==> flow/design.v <==
module fft_4pt #(
    parameter DATA_WIDTH = 16
) (
    input clk,
    input rst_n,
    input data_valid_in,
    input  signed [DATA_WIDTH-1:0] x0_r,
    input  signed [DATA_WIDTH-1:0] x0_i,
    input  signed [DATA_WIDTH-1:0] x1_r,
    input  signed [DATA_WIDTH-1:0] x1_i,
    input  signed [DATA_WIDTH-1:0] x2_r,
    input  signed [DATA_WIDTH-1:0] x2_i,
    input  signed [DATA_WIDTH-1:0] x3_r,
    input  signed [DATA_WIDTH-1:0] x3_i,
    output data_valid_out,
    output signed [DATA_WIDTH+1:0] X0_r,
    output signed [DATA_WIDTH+1:0] X0_i,
    output signed [DATA_WIDTH+1:0] X1_r,
    output signed [DATA_WIDTH+1:0] X1_i,
    output signed [DATA_WIDTH+1:0] X2_r,
    output signed [DATA_WIDTH+1:0] X2_i,
    output signed [DATA_WIDTH+1:0] X3_r,
    output signed [DATA_WIDTH+1:0] X3_i
);
    localparam S1_WIDTH = DATA_WIDTH + 1;
    localparam S2_WIDTH = DATA_WIDTH + 2;
    reg signed [DATA_WIDTH-1:0] x0_r_reg, x0_i_reg;
    reg signed [DATA_WIDTH-1:0] x2_r_reg, x2_i_reg;
    reg signed [DATA_WIDTH-1:0] x1_r_reg, x1_i_reg;
    reg signed [DATA_WIDTH-1:0] x3_r_reg, x3_i_reg;
    reg valid_s0;
    always @(posedge clk or negedge rst_n) begin
        if (!rst_n) begin
            x0_r_reg <= 0; x0_i_reg <= 0;
            x2_r_reg <= 0; x2_i_reg <= 0;
            x1_r_reg <= 0; x1_i_reg <= 0;
            x3_r_reg <= 0; x3_i_reg <= 0;
            valid_s0 <= 1'b0;
        end else begin
            x0_r_reg <= x0_r; x0_i_reg <= x0_i;
            x2_r_reg <= x2_r; x2_i_reg <= x2_i;
            x1_r_reg <= x1_r; x1_i_reg <= x1_i;
            x3_r_reg <= x3_r; x3_i_reg <= x3_i;
            valid_s0 <= data_valid_in;
        end
    end
    wire signed [S1_WIDTH-1:0] A_r, A_i, B_r, B_i;
    wire signed [S1_WIDTH-1:0] C_r, C_i, D_r, D_i;
    assign A_r = x0_r_reg + x2_r_reg;
    assign A_i = x0_i_reg + x2_i_reg;
    assign B_r = x0_r_reg - x2_r_reg;
    assign B_i = x0_i_reg - x2_i_reg;
    assign C_r = x1_r_reg + x3_r_reg;
    assign C_i = x1_i_reg + x3_i_reg;
    assign D_r = x1_r_reg - x3_r_reg;
    assign D_i = x1_i_reg - x3_i_reg;
    reg signed [S1_WIDTH-1:0] A_r_reg, A_i_reg, B_r_reg, B_i_reg;
    reg signed [S1_WIDTH-1:0] C_r_reg, C_i_reg, D_r_reg, D_i_reg;
    reg valid_s1;
    always @(posedge clk or negedge rst_n) begin
        if (!rst_n) begin
            A_r_reg <= 0; A_i_reg <= 0;
            B_r_reg <= 0; B_i_reg <= 0;
            C_r_reg <= 0; C_i_reg <= 0;
            D_r_reg <= 0; D_i_reg <= 0;
            valid_s1 <= 1'b0;
        end else begin
            A_r_reg <= A_r; A_i_reg <= A_i;
            B_r_reg <= B_r; B_i_reg <= B_i;
            C_r_reg <= C_r; C_i_reg <= C_i;
            D_r_reg <= D_r; D_i_reg <= D_i;
            valid_s1 <= valid_s0;
        end
    end
    wire signed [S2_WIDTH-1:0] X0_r_w, X0_i_w;
    wire signed [S2_WIDTH-1:0] X1_r_w, X1_i_w;
    wire signed [S2_WIDTH-1:0] X2_r_w, X2_i_w;
    wire signed [S2_WIDTH-1:0] X3_r_w, X3_i_w;
    assign X0_r_w = A_r_reg + C_r_reg;
    assign X0_i_w = A_i_reg + C_i_reg;
    assign X1_r_w = B_r_reg + D_i_reg;
    assign X1_i_w = B_i_reg - D_r_reg;
    assign X2_r_w = A_r_reg - C_r_reg;
    assign X2_i_w = A_i_reg - C_i_reg;
    assign X3_r_w = B_r_reg - D_i_reg;
    assign X3_i_w = B_i_reg + D_r_reg;
    reg signed [S2_WIDTH-1:0] X0_r_reg, X0_i_reg;
    reg signed [S2_WIDTH-1:0] X1_r_reg, X1_i_reg;
    reg signed [S2_WIDTH-1:0] X2_r_reg, X2_i_reg;
    reg signed [S2_WIDTH-1:0] X3_r_reg, X3_i_reg;
    reg valid_s2;
    always @(posedge clk or negedge rst_n) begin
        if (!rst_n) begin
            X0_r_reg <= 0; X0_i_reg <= 0;
            X1_r_reg <= 0; X1_i_reg <= 0;
            X2_r_reg <= 0; X2_i_reg <= 0;
            X3_r_reg <= 0; X3_i_reg <= 0;
            valid_s2 <= 1'b0;
        end else begin
            X0_r_reg <= X0_r_w; X0_i_reg <= X0_i_w;
            X1_r_reg <= X1_r_w; X1_i_reg <= X1_i_w;
            X2_r_reg <= X2_r_w; X2_i_reg <= X2_i_w;
            X3_r_reg <= X3_r_w; X3_i_reg <= X3_i_w;
            valid_s2 <= valid_s1;
        end
    end
    assign X0_r = X0_r_reg;
    assign X0_i = X0_i_reg;
    assign X1_r = X1_r_reg;
    assign X1_i = X1_i_reg;
    assign X2_r = X2_r_reg;
    assign X2_i = X2_i_reg;
    assign X3_r = X3_r_reg;
    assign X3_i = X3_i_reg;
    assign data_valid_out = valid_s2;
endmodule
From RTL to reports: fft_4pt. Tool output for the design above, in the order of the flow. Line numbers count from 1 in the design file above. Operators: Yosys type, input widths -> output width; for muxes data width and select width s. Cell names lack the library's common part. The mark - stands for no value.

Top module: fft_4pt. Clock input: clk. Library: sky130hd. Corner: tt_025C_1v80.

Word level. Source: Yosys, flattened and elaborated, memories not mapped. Widths are those after wreduce; folded enables and synchronous resets count as part of the registers. Registers that Yosys merges into a memory's read port (data or address) are not register bits. Print and check cells do not count. Equal cells are merged and count once.

Output and inout port bits: 145. Under register bits stands 411. The figure for elaborated cells is 43. Input port bits: 131.

For $add $sub $neg the number is 16.

Operator list (number): $add 17x17->18 (4); $sub 17x17->18 (4); $add 16x16->17 (4); $sub 16x16->17 (4).

Longest topological paths. Yosys ltp: most cells in a row. Word level: on the elaborated netlist, between registers, memories and ports. Mapped: between sequential cells and ports; inverters and the memories' decode and read muxes count.

Under word-level depth stands 1. The entry for ABC_AREA reads 0. Gate-level depth with buffers: 11. The figure for depth with buffers taken out is 11.

Netlist. Yosys stat after the flow's synthesis: flattened, memories mapped to cells. It holds for the ABC_AREA given above (unset counts as 0); a run with the other value may have another netlist.

For cell area after synthesis the number is 23502.5 um2. Under cells in the netlist stands 2366. Mapped flip-flops: 403. The entry for buffer cells reads 87. For sequential part of the area the number is 10084.7 um2.

Cells by type (number): dfrtp_1 (403); ha_1 (264); xnor2_1 (145); inv_1 (261); a21oi_1 (184); nor2_1 (184); o21ai_0 (79); xor2_1 (45); nor3_1 (68); fa_1 (16); a21o_1 (40); nand2_1 (78); nand2b_1 (42); nor2b_1 (42); o21bai_1 (34); clkbuf_1 (58); o21a_1 (28); a211oi_1 (25).

Other cell types: 69; their cells: 370.

Path before layout. Path of least setup slack by OpenSTA after synthesis, without wires, with an ideal clock, recovery checks aside; 20% of the period is set as input and as output delay. Where synthesis merged equal registers, the netlist keeps one of their names.

Path kind: reg2reg. From: reg B_r_reg[0]. To: reg X3_r_reg[16]. Under required time stands 2.876 ns. The figure for period is 3.0 ns. Path slack: 0.601 ns. Buffers on the path: 0. Under path delay stands 2.399 ns. The entry for stages reads 11. Setup time: 0.124 ns. Under arrival time stands 2.275 ns. The entry for synthesis period reached reads 2.399 ns.

"path delay" is the arrival time less input delay plus setup time. "stages": output pins that drive a net of the path, with the launching flip-flop's if there is one; two outputs of one cell count as two. "synthesis period reached" is the clock period less the worst setup slack; recovery checks do not enter. This is arithmetic on one report: input and output delays are still those of the set period (20% each). The rows between start and end are the longest chain of elaborated cells between them; the timing report does not say that the signal goes this way. Where chains are equally long, one stands for them. Each line given opens the expression or statement behind the cell; cells for indexed reads and writes are added by Yosys, which also makes memories of some case tables.

Path through: dfrtp_1 > inv_1 > ha_1 > inv_1 > fa_1 > a21o_1 > a21oi_2 > o211ai_1 > a221oi_2 > o21ai_1 > a211o_1. For cells in the longest elaborated chain the number is 1.

Ends and longest elaborated chain, after synthesis: from (decl) (line 57) `reg signed [S1_WIDTH-1:0] A_r_reg, A_i_reg, B_r_reg, B_i_reg;`; from (assign) (line 63) `B_r_reg <= 0; B_i_reg <= 0;`; from (assign) (line 69) `B_r_reg <= B_r; B_i_reg <= B_i;`; $sub 17x17->18 (line 85) `assign X3_r_w = B_r_reg - D_i_reg;`; to (assign) (line 97) `X3_r_reg <= 0; X3_i_reg <= 0;`; to (assign) (line 103) `X3_r_reg <= X3_r_w; X3_i_reg <= X3_i_w;`; to (decl) (line 90) `reg signed [S2_WIDTH-1:0] X3_r_reg, X3_i_reg;`.

Worst path after layout. From the final timing report of record 2: the path of least setup slack in the routed layout; clock arrival at registers is part of the times.

Path kind: reg2reg. From: reg B_i_reg[0]. To: reg X1_i_reg[14]. Buffers on the path: 0. The figure for period is 3.0 ns. Path slack: 0.14 ns. Under arrival time stands 3.32 ns. The entry for stages reads 12. Under required time stands 3.46 ns. Setup time: 0.12 ns.

The rows between start and end are the longest chain of elaborated cells between them; the timing report does not say that the signal goes this way. Where chains are equally long, one stands for them.

Path through: dfrtp_1 > inv_1 > ha_1 > inv_1 > fa_1 > a21o_1 > a21oi_1 > o21ai_0 > a41oi_1 > o21ba_2 > o21ai_0 > xnor2_1. For cells in the longest elaborated chain the number is 1.

Ends and longest elaborated chain, after layout: from (decl) (line 57) `reg signed [S1_WIDTH-1:0] A_r_reg, A_i_reg, B_r_reg, B_i_reg;`; from (assign) (line 63) `B_r_reg <= 0; B_i_reg <= 0;`; from (assign) (line 69) `B_r_reg <= B_r; B_i_reg <= B_i;`; $sub 17x17->18 (line 82) `assign X1_i_w = B_i_reg - D_r_reg;`; to (assign) (line 95) `X1_r_reg <= 0; X1_i_reg <= 0;`; to (assign) (line 101) `X1_r_reg <= X1_r_w; X1_i_reg <= X1_i_w;`; to (decl) (line 88) `reg signed [S2_WIDTH-1:0] X1_r_reg, X1_i_reg;`.

Subject: fft_4pt on sky130hd, stored results

Hello all,

Below are 2 stored runs of the flow (Yosys, OpenROAD; platform sky130hd) on fft_4pt, each with its settings and what was measured, unordered. Constraints: input delay and output delay 20% of the set period each, output load 0.01 pF. By "reached clock period" is meant the clock period of the run minus its worst setup slack. This is arithmetic on one report: input and output delays are still those of the set period (20% each). By "worst setup path time" is meant the share of the clock period that the worst setup path is allowed (20% is reserved at inputs, 20% at outputs), minus its slack. Clock arrival times at its registers enter into it. By "total design power" is meant OpenSTA's value without simulated activity: inputs other than the clock are taken to toggle once in ten clock periods, and the tool carries that through the logic.

Files of record 1:
==> flow/run.sh <==
#!/bin/bash
# the make line also repeats the synthesis and layout settings of config.mk as NAME=value (left out here)
make -C /OpenROAD-flow-scripts/flow DESIGN_CONFIG=/design/flow/config.mk WORK_HOME=/design/flow/orfs CLKGATE_MAP_FILE= finish
==> flow/config.mk <==
export PLATFORM = sky130hd
export DESIGN_NAME = fft_4pt
export DESIGN_NICKNAME = fft_4pt
export VERILOG_FILES = /design/flow/design.v
export SDC_FILE = /design/flow/constraint.sdc
export NUM_CORES = 4
export LEC_CHECK = 0
export ABC_AREA = 1
export CAP_MARGIN = 25
export CELL_PAD_IN_SITES_DETAIL_PLACEMENT = 2
export CORE_MARGIN = 9
export CORE_UTILIZATION = 63
export CTS_CLUSTER_DIAMETER = 124
export GPL_ROUTABILITY_DRIVEN = 0
export MIN_ROUTING_LAYER = met2
export PLACE_DENSITY = 0.78
export SLEW_MARGIN = 35
export TNS_END_PERCENT = 75
==> flow/constraint.sdc <==
create_clock -name core_clock -period 3.0 [get_ports {clk}]
set_input_delay 0.6000 -clock core_clock [delete_from_list [all_inputs] [get_ports {clk}]]
set_output_delay 0.6000 -clock core_clock [all_outputs]
set_load 0.01 [all_outputs]

Outcome of record 1: no final report: placement broke off with a tool error.

Files of record 2:
==> flow/run.sh <==
#!/bin/bash
# the make line also repeats the synthesis and layout settings of config.mk as NAME=value (left out here)
make -C /OpenROAD-flow-scripts/flow DESIGN_CONFIG=/design/flow/config.mk WORK_HOME=/design/flow/orfs CLKGATE_MAP_FILE= finish
==> flow/config.mk <==
export PLATFORM = sky130hd
export DESIGN_NAME = fft_4pt
export DESIGN_NICKNAME = fft_4pt
export VERILOG_FILES = /design/flow/design.v
export SDC_FILE = /design/flow/constraint.sdc
export NUM_CORES = 4
export LEC_CHECK = 0
export CAP_MARGIN = 20
export CORE_MARGIN = 2
export CORE_UTILIZATION = 40
export PLACE_DENSITY_LB_ADDON = 0.15
export SLEW_MARGIN = 35
==> flow/constraint.sdc <==
create_clock -name core_clock -period 3.0 [get_ports {clk}]
set_input_delay 0.6000 -clock core_clock [delete_from_list [all_inputs] [get_ports {clk}]]
set_output_delay 0.6000 -clock core_clock [all_outputs]
set_load 0.01 [all_outputs]

Results of record 2. The utilization in the final report stands at 49.5%. For the reached clock period the run shows 2.861 ns. The total design power is 23,735 uW. For the area of the standard cells in the finished layout the run shows 28,673.8 um2. The setup slack of the critical path is 0.139 ns. For the synthesis area the run shows 23,502.5 um2. The area of the die reads 60,710.5 um2. The summed negative setup slack stands at 0.000 ns. The worst setup path time comes to 2.86 ns. Critical path kind: reg2reg.

Thanks
